==> flow/design.v <==
`timescale 1ns/100ps
module ALU (OPERAND1, OPERAND2, ALU_OP, ALU_RESULT, COMPARATOR);
    input [7:0] OPERAND1, OPERAND2;              
    input [2:0] ALU_OP;                          
    output reg [7:0] ALU_RESULT;                 
    output wire COMPARATOR;                      
    wire [7:0] TEMP_FWD, TEMP_ADD, TEMP_AND, TEMP_OR;  
    assign TEMP_FWD = OPERAND2;  
    assign TEMP_ADD = OPERAND1 + OPERAND2;  
    assign TEMP_AND = OPERAND1 & OPERAND2;  
    assign TEMP_OR =  OPERAND1 | OPERAND2;  
    always @ (*) 
    begin
        case (ALU_OP)
            3'b000: begin ALU_RESULT = TEMP_FWD; end
            3'b001: begin ALU_RESULT = TEMP_ADD; end
            3'b010: begin ALU_RESULT = TEMP_OR; end
            3'b011: begin ALU_RESULT = TEMP_AND; end
            default ALU_RESULT = 8'b0;
        endcase
    end
    assign COMPARATOR = ~(ALU_RESULT[0] | ALU_RESULT[1] | ALU_RESULT[2] | ALU_RESULT[3] | ALU_RESULT[4] | ALU_RESULT[5] |ALU_RESULT[6] | ALU_RESULT[7]);
endmodule
`timescale 1ns/100ps
module REG_file(REGWRITE, REGOUT1, REGOUT2, WRITEREG, READREG1, READREG2, WRITEENABLE, CLK, RESET);
input CLK, RESET, WRITEENABLE;                               
input [7:0] REGWRITE;                                        
input [2:0] WRITEREG, READREG1, READREG2;                    
output wire [7:0] REGOUT1, REGOUT2;                          
integer i;                                                   
reg [7:0] register_array [0:7];
always @ (posedge CLK) begin
    if(RESET) begin
        for(i=0; i<8; i=i+1) begin
            register_array[i] <= 8'd0;
        end
    end
    else if(WRITEENABLE) begin
        register_array[WRITEREG] <= REGWRITE;
    end
end   
assign REGOUT1 =  register_array[READREG1];
assign REGOUT2 =  register_array[READREG2];
endmodule
`timescale 1ns/100ps
module Control_unit(
    INSTRCT_ARRAY, newPC, PC, 
    IM_INPUT, PC_offset, 
    READREG1, READREG2, WRITEREG, ALU_OP, SHIFT_AMOUNT, 
    WRITEENABLE,  ImMUX_SELECT, InvtMUX_SELECT, jump_SELECT, BEQ_SELECT, BNE_SELECT, SELECT_32x1, 
    READENABLE_CACHE, WRITEENABLE_CACHE, CACHE_BUSYWAIT, RegFileInMUX_SEL, INSTRUCT_CACHE_BUSYWAIT, 
    CLK, RESET
);
input CLK, RESET, CACHE_BUSYWAIT, INSTRUCT_CACHE_BUSYWAIT;         
input [31:0] INSTRCT_ARRAY, newPC;                                 
output reg [31:0] PC;            
output reg [2:0]  ALU_OP;        
output reg [2:0] SELECT_32x1;    
output reg ImMUX_SELECT, InvtMUX_SELECT, jump_SELECT, BEQ_SELECT, BNE_SELECT, RegFileInMUX_SEL; 
output wire READENABLE_CACHE, WRITEENABLE_CACHE;   
output wire [2:0] READREG1, READREG2, WRITEREG, SHIFT_AMOUNT;
output wire  [7:0] IM_INPUT, PC_offset;   
output wire WRITEENABLE;                 
reg REG_WRITE, MEM_READ, MEM_WRITE;      
always @ (posedge CLK) begin
  if(RESET) begin
    PC <= 32'd0;
  end
  else if(!(CACHE_BUSYWAIT | INSTRUCT_CACHE_BUSYWAIT)) begin
    PC <= newPC;
  end
end
assign WRITEREG = INSTRCT_ARRAY[18:16];      
assign READREG1 = INSTRCT_ARRAY[10:8];       
assign READREG2 = INSTRCT_ARRAY[2:0];        
assign IM_INPUT = INSTRCT_ARRAY[7:0];        
assign PC_offset = INSTRCT_ARRAY[23:16];     
assign SHIFT_AMOUNT = INSTRCT_ARRAY[2:0];    
assign READENABLE_CACHE = MEM_READ & !INSTRUCT_CACHE_BUSYWAIT;
assign WRITEENABLE_CACHE = MEM_WRITE & !INSTRUCT_CACHE_BUSYWAIT;
assign WRITEENABLE = REG_WRITE & !(CACHE_BUSYWAIT | INSTRUCT_CACHE_BUSYWAIT);
always @ (*) begin
  ALU_OP = 3'b111;
  BNE_SELECT = 1'b0;
  BEQ_SELECT = 1'b0;
  jump_SELECT = 1'b0;
  InvtMUX_SELECT = 1'b0;
  ImMUX_SELECT = 1'b0;
  SELECT_32x1 = 3'b000;
  MEM_READ = 1'b0;
  MEM_WRITE = 1'b0;
  RegFileInMUX_SEL = 1'b0;
  REG_WRITE = 1'b0;
  case(INSTRCT_ARRAY[28:24])
    5'b00000: begin ALU_OP = 3'b000; REG_WRITE = 1'b1; end                                   
    5'b00001: begin ALU_OP = 3'b000; ImMUX_SELECT = 1'b1; REG_WRITE = 1'b1; end              
    5'b00010: begin ALU_OP = 3'b001; REG_WRITE = 1'b1; end                                   
    5'b00011: begin ALU_OP = 3'b001; InvtMUX_SELECT = 1'b1; REG_WRITE = 1'b1; end            
    5'b00100: begin ALU_OP = 3'b010; REG_WRITE = 1'b1; end                                   
    5'b00101: begin ALU_OP = 3'b011; REG_WRITE = 1'b1; end                                   
    5'b00110: begin jump_SELECT = 1'b1; end                                                  
    5'b00111: begin ALU_OP = 3'b001; BEQ_SELECT = 1'b1; InvtMUX_SELECT = 1'b1; end           
    5'b01000: begin ALU_OP = 3'b001; BNE_SELECT = 1'b1; InvtMUX_SELECT = 1'b1; end           
    5'b01001: begin SELECT_32x1 = 3'b001; REG_WRITE = 1'b1; end                              
    5'b01010: begin SELECT_32x1 = 3'b010; REG_WRITE = 1'b1; end                              
    5'b01011: begin SELECT_32x1 = 3'b011; REG_WRITE = 1'b1; end                              
    5'b01100: begin SELECT_32x1 = 3'b100; REG_WRITE = 1'b1; end                              
    5'b01101: begin ALU_OP = 3'b000; ImMUX_SELECT = 1'b1; MEM_READ = 1'b1; RegFileInMUX_SEL = 1'b1; REG_WRITE = 1'b1; end   
    5'b01110: begin ALU_OP = 3'b000; MEM_READ = 1'b1; RegFileInMUX_SEL = 1'b1; REG_WRITE = 1'b1; end                        
    5'b01111: begin ALU_OP = 3'b000; ImMUX_SELECT = 1'b1; MEM_WRITE = 1'b1; RegFileInMUX_SEL = 1'b1; end                    
    5'b10000: begin ALU_OP = 3'b000; MEM_WRITE = 1'b1; RegFileInMUX_SEL = 1'b1; end                                         
    default ;                                                                                
  endcase
end
endmodule
`timescale 1ns/100ps
module Inverter(INPUT, COMPLIMENT);
  input [7:0] INPUT;               
  output reg [7:0] COMPLIMENT;     
  always @ (*) begin
    COMPLIMENT = ~INPUT + 8'b00000001;
  end
endmodule
module Inverter_MUX(INPUT, INVRTD_INPUT, OUTPUT, InvtMUX_SELECT);
  input [7:0] INPUT, INVRTD_INPUT;         
  input InvtMUX_SELECT;                    
  output reg [7:0] OUTPUT;                 
  always @ (*) begin 
    if(InvtMUX_SELECT) begin OUTPUT = INVRTD_INPUT; end
    else begin OUTPUT = INPUT; end
  end
endmodule
module Immediate_MUX(IM_INPUT, INPUT, OUTPUT, ImMUX_SELECT);
  input [7:0] IM_INPUT, INPUT;           
  input ImMUX_SELECT;                    
  output reg [7:0] OUTPUT;               
  always @ (*) begin
    if(ImMUX_SELECT) begin OUTPUT = IM_INPUT; end
    else begin OUTPUT = INPUT; end
  end
endmodule
module PC_incrementer(PC, updatedPC);
  input [31:0] PC;
  output reg [31:0] updatedPC;    
  always @ (*) begin
    updatedPC = PC + 32'd4;
  end
endmodule
module PC_updater(updatedPC, PC_offset, offsettedPC);
  input [31:0] updatedPC;            
  input [7:0] PC_offset;             
  output reg [31:0] offsettedPC;     
  always @ (*) begin
    offsettedPC = updatedPC + {{24{PC_offset[7]}}, PC_offset, 2'b00};
  end
endmodule
module PC_MUX(updatedPC, offsettedPC, PC_SELECT, newPC);
  input [31:0] updatedPC, offsettedPC;         
  input PC_SELECT;                             
  output reg [31:0] newPC;                     
  always @ (*) begin
    if(PC_SELECT) begin
      newPC = offsettedPC;
    end
    else begin newPC = updatedPC; end
  end
endmodule
module SELECT_32x8_MUX(ALU_RESULT, LSL_SHIFTER_OUT, LSR_SHIFTER_OUT, ASR_SHIFTER_OUT, ROR_SHIFTER_OUT, SELECT_32x1, SELECT_32x1_MUXOUT);
  input [7:0] ALU_RESULT, LSL_SHIFTER_OUT, LSR_SHIFTER_OUT, ASR_SHIFTER_OUT, ROR_SHIFTER_OUT;    
  input [2:0] SELECT_32x1;                   
  output reg [7:0] SELECT_32x1_MUXOUT;       
  always @ (*) begin
    if(SELECT_32x1 == 3'b000) begin SELECT_32x1_MUXOUT = ALU_RESULT; end
    else if(SELECT_32x1 == 3'b001) begin SELECT_32x1_MUXOUT = LSL_SHIFTER_OUT; end
    else if(SELECT_32x1 == 3'b010) begin SELECT_32x1_MUXOUT = LSR_SHIFTER_OUT; end
    else if(SELECT_32x1 == 3'b011) begin SELECT_32x1_MUXOUT = ASR_SHIFTER_OUT; end
    else if(SELECT_32x1 == 3'b100) begin SELECT_32x1_MUXOUT = ROR_SHIFTER_OUT; end
    else begin SELECT_32x1_MUXOUT = ALU_RESULT; end
  end
endmodule
module REGIN_MUX(SELECT_32x1_MUXOUT, DataMem_READDATA, RegFileInMUX_SEL, REGWRITE_FINAL);
  input [7:0] SELECT_32x1_MUXOUT, DataMem_READDATA;    
  input RegFileInMUX_SEL;                              
  output reg [7:0] REGWRITE_FINAL;                     
  always @ (*) begin
    if(RegFileInMUX_SEL) begin
      REGWRITE_FINAL = DataMem_READDATA;
    end
    else begin
      REGWRITE_FINAL = SELECT_32x1_MUXOUT;
    end
  end
endmodule
`timescale 1ns/100ps
module MUX_2x1 (INPUT1, INPUT2, OUTPUT, SELECT );
    input INPUT1, INPUT2, SELECT;
    output wire OUTPUT;
    assign OUTPUT = (SELECT) ? INPUT1 : INPUT2;
endmodule
module barrelShifter_LSL( INPUT, SHIFTED_OUTPUT, SHIFT_AMOUNT);        
  input  [7:0] INPUT;                    
  output  [7:0] SHIFTED_OUTPUT;          
  input [2:0] SHIFT_AMOUNT;              
  wire [7:0] INTERIM_1,INTERIM_2;        
  MUX_2x1 MUX_C0R0 (1'b0,  INPUT[0], INTERIM_1[0], SHIFT_AMOUNT[0]); 
  MUX_2x1 MUX_C0R1 (INPUT[0], INPUT[1], INTERIM_1[1], SHIFT_AMOUNT[0]); 
  MUX_2x1 MUX_C0R2 (INPUT[1], INPUT[2], INTERIM_1[2], SHIFT_AMOUNT[0]); 
  MUX_2x1 MUX_C0R3 (INPUT[2], INPUT[3], INTERIM_1[3], SHIFT_AMOUNT[0]); 
  MUX_2x1 MUX_C0R4 (INPUT[3], INPUT[4], INTERIM_1[4], SHIFT_AMOUNT[0]); 
  MUX_2x1 MUX_C0R5 (INPUT[4], INPUT[5], INTERIM_1[5], SHIFT_AMOUNT[0]); 
  MUX_2x1 MUX_C0R6 (INPUT[5], INPUT[6], INTERIM_1[6], SHIFT_AMOUNT[0]); 
  MUX_2x1 MUX_C0R7 (INPUT[6], INPUT[7], INTERIM_1[7], SHIFT_AMOUNT[0]); 
  MUX_2x1 MUX_C1R0 (1'b0  , INTERIM_1[0], INTERIM_2[0], SHIFT_AMOUNT[1]); 
  MUX_2x1 MUX_C1R1 (1'b0  , INTERIM_1[1], INTERIM_2[1], SHIFT_AMOUNT[1]); 
  MUX_2x1 MUX_C1R2 (INTERIM_1[0], INTERIM_1[2], INTERIM_2[2], SHIFT_AMOUNT[1]); 
  MUX_2x1 MUX_C1R3 (INTERIM_1[1], INTERIM_1[3], INTERIM_2[3], SHIFT_AMOUNT[1]); 
  MUX_2x1 MUX_C1R4 (INTERIM_1[2], INTERIM_1[4], INTERIM_2[4], SHIFT_AMOUNT[1]); 
  MUX_2x1 MUX_C1R5 (INTERIM_1[3], INTERIM_1[5], INTERIM_2[5], SHIFT_AMOUNT[1]); 
  MUX_2x1 MUX_C1R6 (INTERIM_1[4], INTERIM_1[6], INTERIM_2[6], SHIFT_AMOUNT[1]); 
  MUX_2x1 MUX_C1R7 (INTERIM_1[5], INTERIM_1[7], INTERIM_2[7], SHIFT_AMOUNT[1]); 
  MUX_2x1 MUX_C2R0 (1'b0  , INTERIM_2[0], SHIFTED_OUTPUT[0], SHIFT_AMOUNT[2]); 
  MUX_2x1 MUX_C2R1 (1'b0  , INTERIM_2[1], SHIFTED_OUTPUT[1], SHIFT_AMOUNT[2]); 
  MUX_2x1 MUX_C2R2 (1'b0  , INTERIM_2[2], SHIFTED_OUTPUT[2], SHIFT_AMOUNT[2]); 
  MUX_2x1 MUX_C2R3 (1'b0  , INTERIM_2[3], SHIFTED_OUTPUT[3], SHIFT_AMOUNT[2]); 
  MUX_2x1 MUX_C2R4 (INTERIM_2[0], INTERIM_2[4], SHIFTED_OUTPUT[4], SHIFT_AMOUNT[2]); 
  MUX_2x1 MUX_C2R5 (INTERIM_2[1], INTERIM_2[5], SHIFTED_OUTPUT[5], SHIFT_AMOUNT[2]); 
  MUX_2x1 MUX_C2R6 (INTERIM_2[2], INTERIM_2[6], SHIFTED_OUTPUT[6], SHIFT_AMOUNT[2]); 
  MUX_2x1 MUX_C2R7 (INTERIM_2[3], INTERIM_2[7], SHIFTED_OUTPUT[7], SHIFT_AMOUNT[2]); 
endmodule
module barrelShifter_LSR( INPUT, SHIFTED_OUTPUT, SHIFT_AMOUNT);        
  input  [7:0] INPUT;                    
  output  [7:0] SHIFTED_OUTPUT;          
  input [2:0] SHIFT_AMOUNT;              
  wire [7:0] INTERIM_1,INTERIM_2;        
  MUX_2x1 MUX_C0R0 (1'b0,  INPUT[7], INTERIM_1[0], SHIFT_AMOUNT[0]); 
  MUX_2x1 MUX_C0R1 (INPUT[7], INPUT[6], INTERIM_1[1], SHIFT_AMOUNT[0]); 
  MUX_2x1 MUX_C0R2 (INPUT[6], INPUT[5], INTERIM_1[2], SHIFT_AMOUNT[0]); 
  MUX_2x1 MUX_C0R3 (INPUT[5], INPUT[4], INTERIM_1[3], SHIFT_AMOUNT[0]); 
  MUX_2x1 MUX_C0R4 (INPUT[4], INPUT[3], INTERIM_1[4], SHIFT_AMOUNT[0]); 
  MUX_2x1 MUX_C0R5 (INPUT[3], INPUT[2], INTERIM_1[5], SHIFT_AMOUNT[0]); 
  MUX_2x1 MUX_C0R6 (INPUT[2], INPUT[1], INTERIM_1[6], SHIFT_AMOUNT[0]); 
  MUX_2x1 MUX_C0R7 (INPUT[1], INPUT[0], INTERIM_1[7], SHIFT_AMOUNT[0]); 
  MUX_2x1 MUX_C1R0 (1'b0  , INTERIM_1[0], INTERIM_2[0], SHIFT_AMOUNT[1]); 
  MUX_2x1 MUX_C1R1 (1'b0  , INTERIM_1[1], INTERIM_2[1], SHIFT_AMOUNT[1]); 
  MUX_2x1 MUX_C1R2 (INTERIM_1[0], INTERIM_1[2], INTERIM_2[2], SHIFT_AMOUNT[1]); 
  MUX_2x1 MUX_C1R3 (INTERIM_1[1], INTERIM_1[3], INTERIM_2[3], SHIFT_AMOUNT[1]); 
  MUX_2x1 MUX_C1R4 (INTERIM_1[2], INTERIM_1[4], INTERIM_2[4], SHIFT_AMOUNT[1]); 
  MUX_2x1 MUX_C1R5 (INTERIM_1[3], INTERIM_1[5], INTERIM_2[5], SHIFT_AMOUNT[1]); 
  MUX_2x1 MUX_C1R6 (INTERIM_1[4], INTERIM_1[6], INTERIM_2[6], SHIFT_AMOUNT[1]); 
  MUX_2x1 MUX_C1R7 (INTERIM_1[5], INTERIM_1[7], INTERIM_2[7], SHIFT_AMOUNT[1]); 
  MUX_2x1 MUX_C2R0 (1'b0  , INTERIM_2[0], SHIFTED_OUTPUT[7], SHIFT_AMOUNT[2]); 
  MUX_2x1 MUX_C2R1 (1'b0  , INTERIM_2[1], SHIFTED_OUTPUT[6], SHIFT_AMOUNT[2]); 
  MUX_2x1 MUX_C2R2 (1'b0  , INTERIM_2[2], SHIFTED_OUTPUT[5], SHIFT_AMOUNT[2]); 
  MUX_2x1 MUX_C2R3 (1'b0  , INTERIM_2[3], SHIFTED_OUTPUT[4], SHIFT_AMOUNT[2]); 
  MUX_2x1 MUX_C2R4 (INTERIM_2[0], INTERIM_2[4], SHIFTED_OUTPUT[3], SHIFT_AMOUNT[2]); 
  MUX_2x1 MUX_C2R5 (INTERIM_2[1], INTERIM_2[5], SHIFTED_OUTPUT[2], SHIFT_AMOUNT[2]); 
  MUX_2x1 MUX_C2R6 (INTERIM_2[2], INTERIM_2[6], SHIFTED_OUTPUT[1], SHIFT_AMOUNT[2]); 
  MUX_2x1 MUX_C2R7 (INTERIM_2[3], INTERIM_2[7], SHIFTED_OUTPUT[0], SHIFT_AMOUNT[2]); 
endmodule
module barrelShifter_ASR( INPUT, SHIFTED_OUTPUT, SHIFT_AMOUNT);        
  input  [7:0] INPUT;                    
  output  [7:0] SHIFTED_OUTPUT;          
  input [2:0] SHIFT_AMOUNT;              
  wire [7:0] INTERIM_1,INTERIM_2;        
  MUX_2x1 MUX_C0R0 (INPUT[7],  INPUT[7], INTERIM_1[0], SHIFT_AMOUNT[0]); 
  MUX_2x1 MUX_C0R1 (INPUT[7], INPUT[6], INTERIM_1[1], SHIFT_AMOUNT[0]); 
  MUX_2x1 MUX_C0R2 (INPUT[6], INPUT[5], INTERIM_1[2], SHIFT_AMOUNT[0]); 
  MUX_2x1 MUX_C0R3 (INPUT[5], INPUT[4], INTERIM_1[3], SHIFT_AMOUNT[0]); 
  MUX_2x1 MUX_C0R4 (INPUT[4], INPUT[3], INTERIM_1[4], SHIFT_AMOUNT[0]); 
  MUX_2x1 MUX_C0R5 (INPUT[3], INPUT[2], INTERIM_1[5], SHIFT_AMOUNT[0]); 
  MUX_2x1 MUX_C0R6 (INPUT[2], INPUT[1], INTERIM_1[6], SHIFT_AMOUNT[0]); 
  MUX_2x1 MUX_C0R7 (INPUT[1], INPUT[0], INTERIM_1[7], SHIFT_AMOUNT[0]); 
  MUX_2x1 MUX_C1R0 (INPUT[7], INTERIM_1[0], INTERIM_2[0], SHIFT_AMOUNT[1]); 
  MUX_2x1 MUX_C1R1 (INPUT[7], INTERIM_1[1], INTERIM_2[1], SHIFT_AMOUNT[1]); 
  MUX_2x1 MUX_C1R2 (INTERIM_1[0], INTERIM_1[2], INTERIM_2[2], SHIFT_AMOUNT[1]); 
  MUX_2x1 MUX_C1R3 (INTERIM_1[1], INTERIM_1[3], INTERIM_2[3], SHIFT_AMOUNT[1]); 
  MUX_2x1 MUX_C1R4 (INTERIM_1[2], INTERIM_1[4], INTERIM_2[4], SHIFT_AMOUNT[1]); 
  MUX_2x1 MUX_C1R5 (INTERIM_1[3], INTERIM_1[5], INTERIM_2[5], SHIFT_AMOUNT[1]); 
  MUX_2x1 MUX_C1R6 (INTERIM_1[4], INTERIM_1[6], INTERIM_2[6], SHIFT_AMOUNT[1]); 
  MUX_2x1 MUX_C1R7 (INTERIM_1[5], INTERIM_1[7], INTERIM_2[7], SHIFT_AMOUNT[1]); 
  MUX_2x1 MUX_C2R0 (INPUT[7], INTERIM_2[0], SHIFTED_OUTPUT[7], SHIFT_AMOUNT[2]); 
  MUX_2x1 MUX_C2R1 (INPUT[7], INTERIM_2[1], SHIFTED_OUTPUT[6], SHIFT_AMOUNT[2]); 
  MUX_2x1 MUX_C2R2 (INPUT[7], INTERIM_2[2], SHIFTED_OUTPUT[5], SHIFT_AMOUNT[2]); 
  MUX_2x1 MUX_C2R3 (INPUT[7], INTERIM_2[3], SHIFTED_OUTPUT[4], SHIFT_AMOUNT[2]); 
  MUX_2x1 MUX_C2R4 (INTERIM_2[0], INTERIM_2[4], SHIFTED_OUTPUT[3], SHIFT_AMOUNT[2]); 
  MUX_2x1 MUX_C2R5 (INTERIM_2[1], INTERIM_2[5], SHIFTED_OUTPUT[2], SHIFT_AMOUNT[2]); 
  MUX_2x1 MUX_C2R6 (INTERIM_2[2], INTERIM_2[6], SHIFTED_OUTPUT[1], SHIFT_AMOUNT[2]); 
  MUX_2x1 MUX_C2R7 (INTERIM_2[3], INTERIM_2[7], SHIFTED_OUTPUT[0], SHIFT_AMOUNT[2]); 
endmodule
`timescale 1ns/100ps
module Rotate_Right(INPUT, SHIFTED_OUTPUT, SHIFT_AMOUNT);
    input [7:0] INPUT;                   
    input [2:0] SHIFT_AMOUNT;            
    output reg [7:0] SHIFTED_OUTPUT;     
    always @ (*) begin
      case(SHIFT_AMOUNT)
        3'b000: begin SHIFTED_OUTPUT = INPUT; end
        3'b001: begin SHIFTED_OUTPUT = {INPUT[0], INPUT[7:1]}; end
        3'b010: begin SHIFTED_OUTPUT = {INPUT[1:0], INPUT[7:2]}; end
        3'b011: begin SHIFTED_OUTPUT = {INPUT[2:0], INPUT[7:3]}; end
        3'b100: begin SHIFTED_OUTPUT = {INPUT[3:0], INPUT[7:4]}; end
        3'b101: begin SHIFTED_OUTPUT = {INPUT[4:0], INPUT[7:5]}; end
        3'b110: begin SHIFTED_OUTPUT = {INPUT[5:0], INPUT[7:6]}; end
        3'b111: begin SHIFTED_OUTPUT = {INPUT[6:0], INPUT[7]}; end
      endcase
    end
endmodule
`timescale 1ns/100ps
module CPU(PC, INSTRCT_ARRAY, CLK, RESET, READENABLE_CACHE, WRITEENABLE_CACHE, ALU_RESULT, REGOUT1, CACHE_READDATA, CACHE_BUSYWAIT, INSTRUCT_CACHE_BUSYWAIT,
           RET_VALID, RF_WE, RF_WADDR, RF_WDATA);
    input [31:0] INSTRCT_ARRAY;                                          
    input CLK, RESET, CACHE_BUSYWAIT, INSTRUCT_CACHE_BUSYWAIT;           
    input [7:0] CACHE_READDATA;                                          
    output [31:0] PC;                    
    output wire READENABLE_CACHE, WRITEENABLE_CACHE;   
    output wire [7:0] ALU_RESULT, REGOUT1;             
    output wire RET_VALID, RF_WE;
    output wire [2:0] RF_WADDR;
    output wire [7:0] RF_WDATA;
    wire [7:0]   REGOUT2, OPERAND1, OPERAND2,   REGWRITE_FINAL;    
    wire [7:0] SHIFT_LSL, SHIFT_LSR, SHIFT_ASR, SHIFT_ROR, LSL_SHIFTER_OUT, LSR_SHIFTER_OUT, ASR_SHIFTER_OUT, ROR_SHIFTER_OUT;
    wire [7:0] COMPLIMENT, Inverter_MUX_OUT, IM_INPUT, PC_offset;
    wire [7:0] SELECT_32x1_MUXOUT;       
    wire [2:0] READREG1, READREG2, WRITEREG, ALU_OP, SHIFT_AMOUNT;
    wire [2:0] SELECT_32x1;                
    wire WRITEENABLE, bneAND_OUT, InvtMUX_SELECT, ImMUX_SELECT, PC_SELECT, COMPARATOR, beqAND_OUT, jump_SELECT, BEQ_SELECT, BNE_SELECT;
    wire RegFileInMUX_SEL;          
    wire [31:0] updatedPC, offsettedPC, newPC;     
    assign SHIFT_LSL = REGOUT1;   
    assign SHIFT_LSR = REGOUT1;   
    assign SHIFT_ASR = REGOUT1;   
    assign  SHIFT_ROR = REGOUT1;     
    PC_incrementer myPC_Incrementer(PC, updatedPC);
    PC_updater myPC_updater(updatedPC, PC_offset, offsettedPC);
    PC_MUX myPC_MUX(updatedPC, offsettedPC, PC_SELECT, newPC);
    Control_unit myControl_unit(
        INSTRCT_ARRAY, newPC, PC, 
        IM_INPUT, PC_offset, 
        READREG1, READREG2, WRITEREG, ALU_OP, SHIFT_AMOUNT, 
        WRITEENABLE,  ImMUX_SELECT, InvtMUX_SELECT, jump_SELECT, BEQ_SELECT, BNE_SELECT, SELECT_32x1, 
        READENABLE_CACHE, WRITEENABLE_CACHE, CACHE_BUSYWAIT, RegFileInMUX_SEL, INSTRUCT_CACHE_BUSYWAIT, 
        CLK, RESET );
    REG_file myREG_file(REGWRITE_FINAL, REGOUT1, REGOUT2, WRITEREG, READREG1, READREG2, WRITEENABLE, CLK, RESET);
    Inverter myInverter(REGOUT2, COMPLIMENT);
    Inverter_MUX myInverter_MUX(REGOUT2, COMPLIMENT, Inverter_MUX_OUT, InvtMUX_SELECT);
    Immediate_MUX myImmediate_MUX(IM_INPUT, Inverter_MUX_OUT, OPERAND2, ImMUX_SELECT); 
    barrelShifter_LSL myBarrelShifter_LSL(SHIFT_LSL, LSL_SHIFTER_OUT, SHIFT_AMOUNT);
    barrelShifter_LSR myBarrelShifter_LSR(SHIFT_LSR, LSR_SHIFTER_OUT, SHIFT_AMOUNT);
    barrelShifter_ASR myBarrelShifter_ASR(SHIFT_ASR, ASR_SHIFTER_OUT, SHIFT_AMOUNT);
    Rotate_Right myRotate_Right(SHIFT_ROR, ROR_SHIFTER_OUT, SHIFT_AMOUNT);
    ALU myALU(REGOUT1, OPERAND2, ALU_OP, ALU_RESULT, COMPARATOR);
    SELECT_32x8_MUX mySELECT_32x8_MUX(ALU_RESULT, LSL_SHIFTER_OUT, LSR_SHIFTER_OUT, ASR_SHIFTER_OUT, ROR_SHIFTER_OUT, SELECT_32x1, SELECT_32x1_MUXOUT);
    REGIN_MUX myREGIN_MUX(SELECT_32x1_MUXOUT, CACHE_READDATA, RegFileInMUX_SEL, REGWRITE_FINAL);
    and myAND_BEQ(beqAND_OUT, COMPARATOR, BEQ_SELECT);
    and myAND_BNE(bneAND_OUT, ~COMPARATOR, BNE_SELECT); 
    or myOR(PC_SELECT, beqAND_OUT, bneAND_OUT, jump_SELECT);
    assign RET_VALID = !(CACHE_BUSYWAIT | INSTRUCT_CACHE_BUSYWAIT);
    assign RF_WE = WRITEENABLE;
    assign RF_WADDR = WRITEREG;
    assign RF_WDATA = REGWRITE_FINAL;
endmodule
`timescale 1ns/100ps
module Cache_Controller(ADDRESS, CACHE_WRITEDATA, MEM_READDATA, MEM_BUSYWAIT, READENABLE_CACHE, WRITEENABLE_CACHE,
                        MEM_ADDRESS, MEM_WRITEDATA, READENABLE_MEM, WRITEENABLE_MEM, CACHE_BUSYWAIT, CACHE_READDATA,
                        CLK, RESET);
    input CLK, RESET;
    input READENABLE_CACHE, WRITEENABLE_CACHE, MEM_BUSYWAIT;
    input [7:0] CACHE_WRITEDATA, ADDRESS;
    input [31:0] MEM_READDATA;
    output wire CACHE_BUSYWAIT ; 
    output reg READENABLE_MEM, WRITEENABLE_MEM;
    output reg [7:0] CACHE_READDATA;
    output reg [31:0] MEM_WRITEDATA;
    output reg [5:0] MEM_ADDRESS;
    wire Cache_HIT;                      
    reg [31:0] Cache_table [7:0];        
    reg [2:0] Tag_array [7:0];           
    reg [7:0] ValidBit_array;            
    reg [7:0] DirtyBit_array;            
    wire [2:0] TAG;
    wire VALID, DIRTY;
    assign TAG = Tag_array[ADDRESS[4:2]];             
    assign VALID = ValidBit_array[ADDRESS[4:2]];      
    assign DIRTY = DirtyBit_array[ADDRESS[4:2]];      
    assign Cache_HIT = (TAG == ADDRESS[7:5] && VALID) ? 1'b1 : 1'b0;
    assign CACHE_BUSYWAIT = (READENABLE_CACHE || WRITEENABLE_CACHE) && !Cache_HIT;
    always @ (*) begin
        case(ADDRESS[1:0])
            2'b00: begin CACHE_READDATA = Cache_table[ADDRESS[4:2]][7:0]; end
            2'b01: begin CACHE_READDATA = Cache_table[ADDRESS[4:2]][15:8]; end
            2'b10: begin CACHE_READDATA = Cache_table[ADDRESS[4:2]][23:16]; end
            default: begin CACHE_READDATA = Cache_table[ADDRESS[4:2]][31:24]; end
        endcase
    end  
    parameter IDLE = 2'b00, MEM_READ = 2'b01, MEM_WRITEBACK = 2'b10;
    reg [1:0] state, next_state;
    always @ (*)
    begin
        case (state)
            IDLE:
                if((READENABLE_CACHE || WRITEENABLE_CACHE) && !DIRTY && !Cache_HIT)  
                    next_state = MEM_READ;
                else if((READENABLE_CACHE || WRITEENABLE_CACHE) && DIRTY && !Cache_HIT)
                    next_state = MEM_WRITEBACK;
                else
                    next_state = IDLE;
            MEM_READ:
                if (!MEM_BUSYWAIT)
                    next_state = IDLE;
                else  
                    next_state = MEM_READ;
            MEM_WRITEBACK:
                if(!MEM_BUSYWAIT)
                    next_state = MEM_READ;
                else
                    next_state = MEM_WRITEBACK;
            default:
                next_state = IDLE;
        endcase
    end
    always @ (*)
    begin
        case(state)
            MEM_READ: 
            begin
                READENABLE_MEM = 1'b1;                       
                WRITEENABLE_MEM = 1'b0;                      
                MEM_ADDRESS = ADDRESS[7:2];                  
                MEM_WRITEDATA = 32'd0;
            end
            MEM_WRITEBACK:
            begin
                READENABLE_MEM = 1'b0;                       
                WRITEENABLE_MEM = 1'b1;                      
                MEM_ADDRESS = {TAG, ADDRESS[4:2]};           
                MEM_WRITEDATA = Cache_table[ADDRESS[4:2]];   
            end
            default:
            begin
                READENABLE_MEM = 1'b0;                       
                WRITEENABLE_MEM = 1'b0;                      
                MEM_ADDRESS = 6'd0;
                MEM_WRITEDATA = 32'd0;
            end
        endcase
    end
    always @(posedge CLK)
    begin
        if(RESET) begin
            state <= IDLE;
            ValidBit_array <= 8'd0;
            DirtyBit_array <= 8'd0;
        end
        else begin
            state <= next_state;
            if(state == IDLE && Cache_HIT && WRITEENABLE_CACHE)
                DirtyBit_array[ADDRESS[4:2]] <= 1'b1;
            if(state == MEM_READ && !MEM_BUSYWAIT) begin
                DirtyBit_array[ADDRESS[4:2]] <= 1'b0;
                ValidBit_array[ADDRESS[4:2]] <= 1'b1;
            end
        end
    end
    always @(posedge CLK)
    begin
        if(!RESET) begin
            if(state == IDLE && Cache_HIT && WRITEENABLE_CACHE) begin
                case(ADDRESS[1:0])
                    2'b11: begin Cache_table[ADDRESS[4:2]][31:24] <= CACHE_WRITEDATA; end
                    2'b10: begin Cache_table[ADDRESS[4:2]][23:16] <= CACHE_WRITEDATA; end
                    2'b01: begin Cache_table[ADDRESS[4:2]][15:8] <= CACHE_WRITEDATA; end
                    default: begin Cache_table[ADDRESS[4:2]][7:0] <= CACHE_WRITEDATA; end
                endcase
            end
            if(state == MEM_READ && !MEM_BUSYWAIT) begin
                Cache_table[ADDRESS[4:2]] <= MEM_READDATA;
                Tag_array[ADDRESS[4:2]] <= ADDRESS[7:5];
            end
        end
    end
endmodule
`timescale 1ns/100ps
module Instruct_Cache_Controller(INSTRUCT_ADDRESS, INSTRUCT_MEM_BUSYWAIT, INSTRUCT_MEM_READDATA, INSTRUCT_CACHE_BUSYWAIT, INSTRUCT_MEM_READENABLE, INSTRUCTION, INSTRUCT_MEM_ADDRESS, CLK, RESET);
    input CLK, RESET;
    input INSTRUCT_MEM_BUSYWAIT; 
    input [9:0] INSTRUCT_ADDRESS;
    input [127:0] INSTRUCT_MEM_READDATA;
    output wire INSTRUCT_CACHE_BUSYWAIT;
    output reg INSTRUCT_MEM_READENABLE;
    output reg [31:0] INSTRUCTION;
    output reg [5:0] INSTRUCT_MEM_ADDRESS;
    wire Cache_HIT;                     
    reg [127:0] Cache_table [7:0];        
    reg [2:0] Tag_array [7:0];           
    reg [7:0] ValidBit_array;            
    wire [2:0] TAG;
    wire VALID;
    assign TAG = Tag_array[INSTRUCT_ADDRESS[6:4]];             
    assign VALID = ValidBit_array[INSTRUCT_ADDRESS[6:4]];      
    assign Cache_HIT = (TAG == INSTRUCT_ADDRESS[9:7] && VALID) ? 1'b1 : 1'b0;
    assign INSTRUCT_CACHE_BUSYWAIT = !Cache_HIT;
    always @ (*) begin
        case(INSTRUCT_ADDRESS[3:2])
            2'b00: begin INSTRUCTION = Cache_table[INSTRUCT_ADDRESS[6:4]][31:0]; end
            2'b01: begin INSTRUCTION = Cache_table[INSTRUCT_ADDRESS[6:4]][63:32]; end
            2'b10: begin INSTRUCTION = Cache_table[INSTRUCT_ADDRESS[6:4]][95:64]; end
            default: begin INSTRUCTION = Cache_table[INSTRUCT_ADDRESS[6:4]][127:96]; end
        endcase
    end  
    always @ (posedge CLK) begin
        if(RESET) begin
            ValidBit_array <= 8'd0;
            INSTRUCT_MEM_READENABLE <= 1'b0;
            INSTRUCT_MEM_ADDRESS <= 6'd0;
        end
        else if(INSTRUCT_MEM_READENABLE) begin
            if(!INSTRUCT_MEM_BUSYWAIT) begin
                ValidBit_array[INSTRUCT_ADDRESS[6:4]] <= 1'b1;                   
                INSTRUCT_MEM_READENABLE <= 1'b0;                                 
            end
        end
        else if(!Cache_HIT) begin
            INSTRUCT_MEM_READENABLE <= 1'b1;
            INSTRUCT_MEM_ADDRESS <= INSTRUCT_ADDRESS[9:4];
        end
    end
    always @ (posedge CLK) begin
        if(!RESET && INSTRUCT_MEM_READENABLE && !INSTRUCT_MEM_BUSYWAIT) begin
            Cache_table[INSTRUCT_ADDRESS[6:4]] <= INSTRUCT_MEM_READDATA;    
            Tag_array[INSTRUCT_ADDRESS[6:4]] <= INSTRUCT_ADDRESS[9:7];      
        end
    end
endmodule
`timescale 1ns/100ps
module cpu_system(
    input          clk,
    input          reset,
    output         imem_read,
    output [5:0]   imem_addr,
    input  [127:0] imem_rdata,
    input          imem_busywait,
    output         dmem_read,
    output         dmem_write,
    output [5:0]   dmem_addr,
    output [31:0]  dmem_wdata,
    input  [31:0]  dmem_rdata,
    input          dmem_busywait,
    output         ret_valid,
    output [31:0]  ret_pc,
    output         ret_rf_we,
    output [2:0]   ret_rf_waddr,
    output [7:0]   ret_rf_wdata
);
    wire [31:0] PC, INSTRUCTION;
    wire [7:0] ALU_RESULT, REGOUT1, CACHE_READDATA;
    wire READENABLE_CACHE, WRITEENABLE_CACHE, CACHE_BUSYWAIT, INSTRUCT_CACHE_BUSYWAIT;
    CPU myCPU(PC, INSTRUCTION, clk, reset, READENABLE_CACHE, WRITEENABLE_CACHE, ALU_RESULT, REGOUT1, CACHE_READDATA, CACHE_BUSYWAIT, INSTRUCT_CACHE_BUSYWAIT,
              ret_valid, ret_rf_we, ret_rf_waddr, ret_rf_wdata);
    Instruct_Cache_Controller myInstruct_Cache_Controller(PC[9:0], imem_busywait, imem_rdata, INSTRUCT_CACHE_BUSYWAIT, imem_read, INSTRUCTION, imem_addr, clk, reset);
    Cache_Controller myCache_Controller(ALU_RESULT, REGOUT1, dmem_rdata, dmem_busywait, READENABLE_CACHE, WRITEENABLE_CACHE,
                                        dmem_addr, dmem_wdata, dmem_read, dmem_write, CACHE_BUSYWAIT, CACHE_READDATA,
                                        clk, reset);
    assign ret_pc = PC;
endmodule
Step by step through the tools: cpu_system
What the tools print for cpu_system, step after step.
Line numbers count from 1 in the design file above.
Operators: Yosys type, input widths -> output width; for muxes data width and select width s.
Library cell names are shortened.
Not given: n/a

set-up
  top = cpu_system
  clock input = clk
  standard-cell library = sky130hd
  corner = tt_025C_1v80

After elaboration
Counts by Yosys on the flattened word-level netlist (proc, flatten, opt, wreduce; memories kept). Print and check cells are left out.
Memory sizes are those after Yosys's memory passes, which may raise the word count (mostly to a power of two), join words into wider ones and drop unused or constant bits.

word-level totals
  bits in registers = 65
  memory bits (read-only) = 480
  output and inout bits = 92
  memories kept = 6
  input port bits = 164
  RAM bits = 1,392
  elaborated cells = 250

cells by class
  mux-type cells = 137
  reduce/logical cells = 29
  bitwise operators = 36
  add/sub/neg operators = 6
  equality and inequality tests = 23
  shifts and indexed selects = 6

memories
  memory                                   depth  width  RTL line  source
  myInstruct_Cache_Controller.Cache_table  8      128    493       reg [127:0] Cache_table [7:0];
  (no name shown)                          32     15     94        case(INSTRCT_ARRAY[28:24])
  myCache_Controller.Cache_table           8      32     376       reg [31:0] Cache_table [7:0];
  myCPU.myREG_file.register_array          8      8      31        reg [7:0] register_array [0:7];
  myCache_Controller.Tag_array             8      3      377       reg [2:0] Tag_array [7:0];
  myInstruct_Cache_Controller.Tag_array    8      3      494       reg [2:0] Tag_array [7:0];

operators with widths
  kind                   count
  $mux 32                16
  $mux 8                 17
  $mux 128               1
  $pmux 29 s3            1
  $mux 1                 82
  $pmux 8 s8             1
  $and 8x8->8            5
  $or 8x8->8             5
  $mux 3                 12
  $add 32x3->32 const B  1
  $add 32x32->32         1
  $pmux 8 s4             1
  $shift 1x4->8 const A  3
  $shiftx 8x3->1         3
  $not 8->8              3
  $pmux 8 s3             1
  $eq 3x2->1 const B     6
  $eq 3x3->1 const B     5
  $or 1x1->1             14
  $logic_and 1x1->1      12
  $pmux 6 s2             1
  $eq 3x1->1 const B     3
  $logic_not 3->1        3
  $eq 2x2->1 const B     4
  $neg 3->4              2
  $add 8x1->8 const B    1
  $add 8x8->8            1
  $logic_not 1->1        7

Other operator kinds: 10; their cells: 25.

Logic depth
Longest topological path by Yosys (ltp), each cell counted once; first at word level (registers and memories cut), then after technology mapping (sequential cells cut; the memories' decode and read muxes count).

logic depth
  depth in word-level cells = 20
  ABC_AREA = 0
  mapped depth = 37
  mapped depth without buffers = 33

After synthesis
The flow's flattened synthesis, as Yosys stat reports it; memories are mapped. The netlist is that of the ABC_AREA named above (0 if unset); the other value can give another one.

cells by type
  cell type  count  area in all (sq um)
  edfxtp_1   1,136  3.41E+04
  mux4_2     189    4.26E+03
  mux2i_1    193    1.93E+03
  nand2_1    449    1.69E+03
  dfxtp_1    67     1.34E+03
  ha_1       64     800.768
  nor2_1     175    656.88
  a21oi_1    125    625.6
  nand3_1    87     435.418
  xnor2_1    44     385.37
  nor4_1     60     375.36
  mux2_2     33     371.606
  a211oi_1   47     352.838
  o21ai_0    63     315.302
  clkbuf_1   75     281.52
  nor3_1     56     280.269
  buf_2      52     260.25
  and3_1     37     231.472

Not listed: further types 99, cells in them 635.

synthesis totals
  mapped flip-flops = 1,203
  cells in the netlist = 3,587
  buffer cells = 200
  mapped area = 53,645.2 sq um
  sequential part of the area = 35,454.0 sq um

The figures by module come from a second, unflattened synthesis with its own total; it is not the netlist above.

second synthesis, totals
  cell total of the unflattened synthesis = 4,307
  area (unflattened synthesis) = 64,670.8 sq um

Rows give one instance, submodules left out.

modules
  module                     area (sq um)  sequential area (sq um)  cells  instances
  Instruct_Cache_Controller  40,415.0      31,770.5                 2,281  1
  Cache_Controller           12,697.2      8,788.4                  826    1
  REG_file                   3,525.9       1,921.8                  222    1
  Control_unit               1,660.3       640.6                    217    1
  PC_updater                 1,564.0       0.0                      218    1
  MUX_2x1                    15.0          0.0                      1      72
  ALU                        862.1         0.0                      117    1
  PC_incrementer             620.6         0.0                      88     1
  SELECT_32x8_MUX            619.3         0.0                      94     1
  PC_MUX                     544.3         0.0                      36     1
  Rotate_Right               523.0         0.0                      86     1
  Inverter                   137.6         0.0                      18     1
  Immediate_MUX              131.4         0.0                      9      1
  Inverter_MUX               131.4         0.0                      9      1

Modules not listed: 6.

Timing after synthesis
OpenSTA on the mapped netlist: ideal clock, no wires. The path of least setup slack (recovery checks aside). Input and output delay are each 20% of the period. Register names are those of the netlist, which keeps one name where synthesis merged equal registers.

timing post-synthesis
  kind = input port to flip-flop
  start = input port reset
  end = memory myInstruct_Cache_Controller.Cache_table[1][0]
  external input delay = 2,000 ps
  period = 10,000 ps
  data required time = 9,322 ps
  path delay = 7,831 ps
  library setup time = 678 ps
  path buffers = 1
  driving pins on the path = 4
  arrival time = 9,153 ps
  time at the first pin = 2,000 ps
  path slack = 170 ps
  period reached after synthesis = 9,830 ps

"path delay" = arrival - input delay + setup time.
"driving pins on the path": output pins that drive a net of the path, with the launching flip-flop's if there is one; two outputs of one cell count as two.
"period reached after synthesis" is the clock period less the worst setup slack; recovery checks do not enter. This is arithmetic on one report: input and output delays are still those of the set period (20% each).
The rows between start and end are the longest chain of elaborated cells between them; the timing report does not say that the signal goes this way. Where chains are equally long, one stands for them.
Each line given opens the expression or statement behind the cell; cells for indexed reads and writes are added by Yosys, which also makes memories of some case tables.
The path ends at the enable pin of a flip-flop; only ways to that pin are counted.

on the way, post-synthesis
  cells stage by stage = clkbuf_1 > nor2_1 > nand2_1 > nor3_1
  length of the longest elaborated chain = 4
  elaborated cells on any way between the ends = 5
  those cells by class = mux: 2; reduce/logical: 3

RTL lines, path post-synthesis
  item                            RTL line  source
  from (decl)                     537       input          reset,
  $logic_not 1->1                 528       if(!RESET && INSTRUCT_MEM_READENABLE && !INSTRUCT_MEM_BUSYWAIT) begin
  $logic_and 1x1->1 (2 in a row)  528
  $mux 3                          528
  to (decl)                       493       reg [127:0] Cache_table [7:0];

Timing after layout
From the final timing report of flow run A: the path of least setup slack in the routed layout; clock arrival at registers is part of the times.
The report prints the path's times to 10 ps; the period is as set.

timing after layout
  kind = flip-flop to output port
  start = register (name not given)
  end = output port ret_rf_wdata[6]
  period = 10,000 ps
  path buffers = 7
  path slack = 330 ps
  driving pins on the path = 33
  output delay = 2,000 ps
  time at the first pin = 690 ps
  data required time = 8,000 ps
  arrival time = 7,670 ps

on the way, after layout
  cells stage by stage = dfxtp_4 > buf_6 > mux4_2 > a22oi_1 > nand3_4 > nor3b_2 > a311oi_1 > mux4_2 > ha_2 > or2_1 > o21a_1 > o221ai_2 > inv_1 > ha_1 > nor2b_1 > o21ai_1 > nand2b_1 > xor2_1 > nand3_1 > o221a_4 > a21boi_4 > buf_12 > buf_16 > nor2_1 > buf_4 > buf_4 > a22oi_2 > o22ai_1 > buf_4 > o31a_1 > a32oi_4 > inv_1 > dlygate4sd2_1

RTL lines, path after layout
  item       RTL line  source
  to (decl)  552       output [7:0]   ret_rf_wdata

No chain of elaborated cells between the ends is given.

--- measured runs ---
Module cpu_system, platform sky130hd: 4 stored runs of the flow (Yosys, OpenROAD) with differing settings, in no particular order. Input and output delays are each 20% of the period that was set; the output load is 0.01 pF.
"reached clock period" is the run's clock period less its worst setup slack. It is reckoned from that one timing run; input and output delays stay at 20% of the period that was set.
"time on the worst setup path" is the time allowed to the run's worst setup path (the clock period less input and output delay, where it has them) less its slack. Clock arrival times count: a late capture clock shortens it, a late launch clock lengthens it.
"total power after layout" rests on the timing tool's default activity at the inputs, not on a simulated workload.
"time on the worst setup path" is given in steps of 10 ps.
Settings: - = not set for that run.
Among the results, - means that no value is shown for the run.

setting or result                    flow run A                flow run B                flow run C                flow run D
CORE_UTILIZATION                     40                        52                        17                        68
period_ns                            10.0                      14.3                      9.72                      5.6
CAP_MARGIN                           20                        5                         20                        30
CORE_MARGIN                          2                         2                         2                         2
SLEW_MARGIN                          20                        20                        20                        35
CELL_PAD_IN_SITES_DETAIL_PLACEMENT   -                         0                         -                         2
CTS_CLUSTER_DIAMETER                 -                         377                       -                         -
MAX_ROUTING_LAYER                    -                         met4                      -                         -
MIN_ROUTING_LAYER                    -                         met1                      -                         met2
PLACE_DENSITY                        -                         0.77                      -                         -
SETUP_SLACK_MARGIN                   -                         1.25                      -                         -0.32
TNS_END_PERCENT                      -                         20                        -                         25
ABC_AREA                             -                         -                         -                         1
CELL_PAD_IN_SITES_GLOBAL_PLACEMENT   -                         -                         -                         3
CORE_ASPECT_RATIO                    -                         -                         -                         1.27
CTS_CLUSTER_SIZE                     -                         -                         -                         41
GPL_ROUTABILITY_DRIVEN               -                         -                         -                         0
GPL_TIMING_DRIVEN                    -                         -                         -                         1
HOLD_SLACK_MARGIN                    -                         -                         -                         0.18
PLACE_DENSITY_LB_ADDON               -                         -                         -                         0.16
worst setup slack after layout (ps)  335                       1,489                     80                        -
post-synthesis cell area (sq um)     53,645.2                  53,645.2                  53,645.2                  -
utilization                          0.478                     0.6                       0.216                     -
total power after layout (W)         0.01161                   0.007842                  0.01224                   -
die footprint (sq um)                137,059.0                 105,749.0                 320,067.0                 -
reached clock period (ps)            9,665                     12,811                    9,640                     -
time on the worst setup path (ps)    7,670                     9,950                     7,700                     -
class of the worst setup path        flip-flop to output port  flip-flop to output port  flip-flop to output port  -
final worst hold slack (ps)          463                       465                       467                       -

Flow run D: unfinished; error FLW-0024 in placement
--- end ---
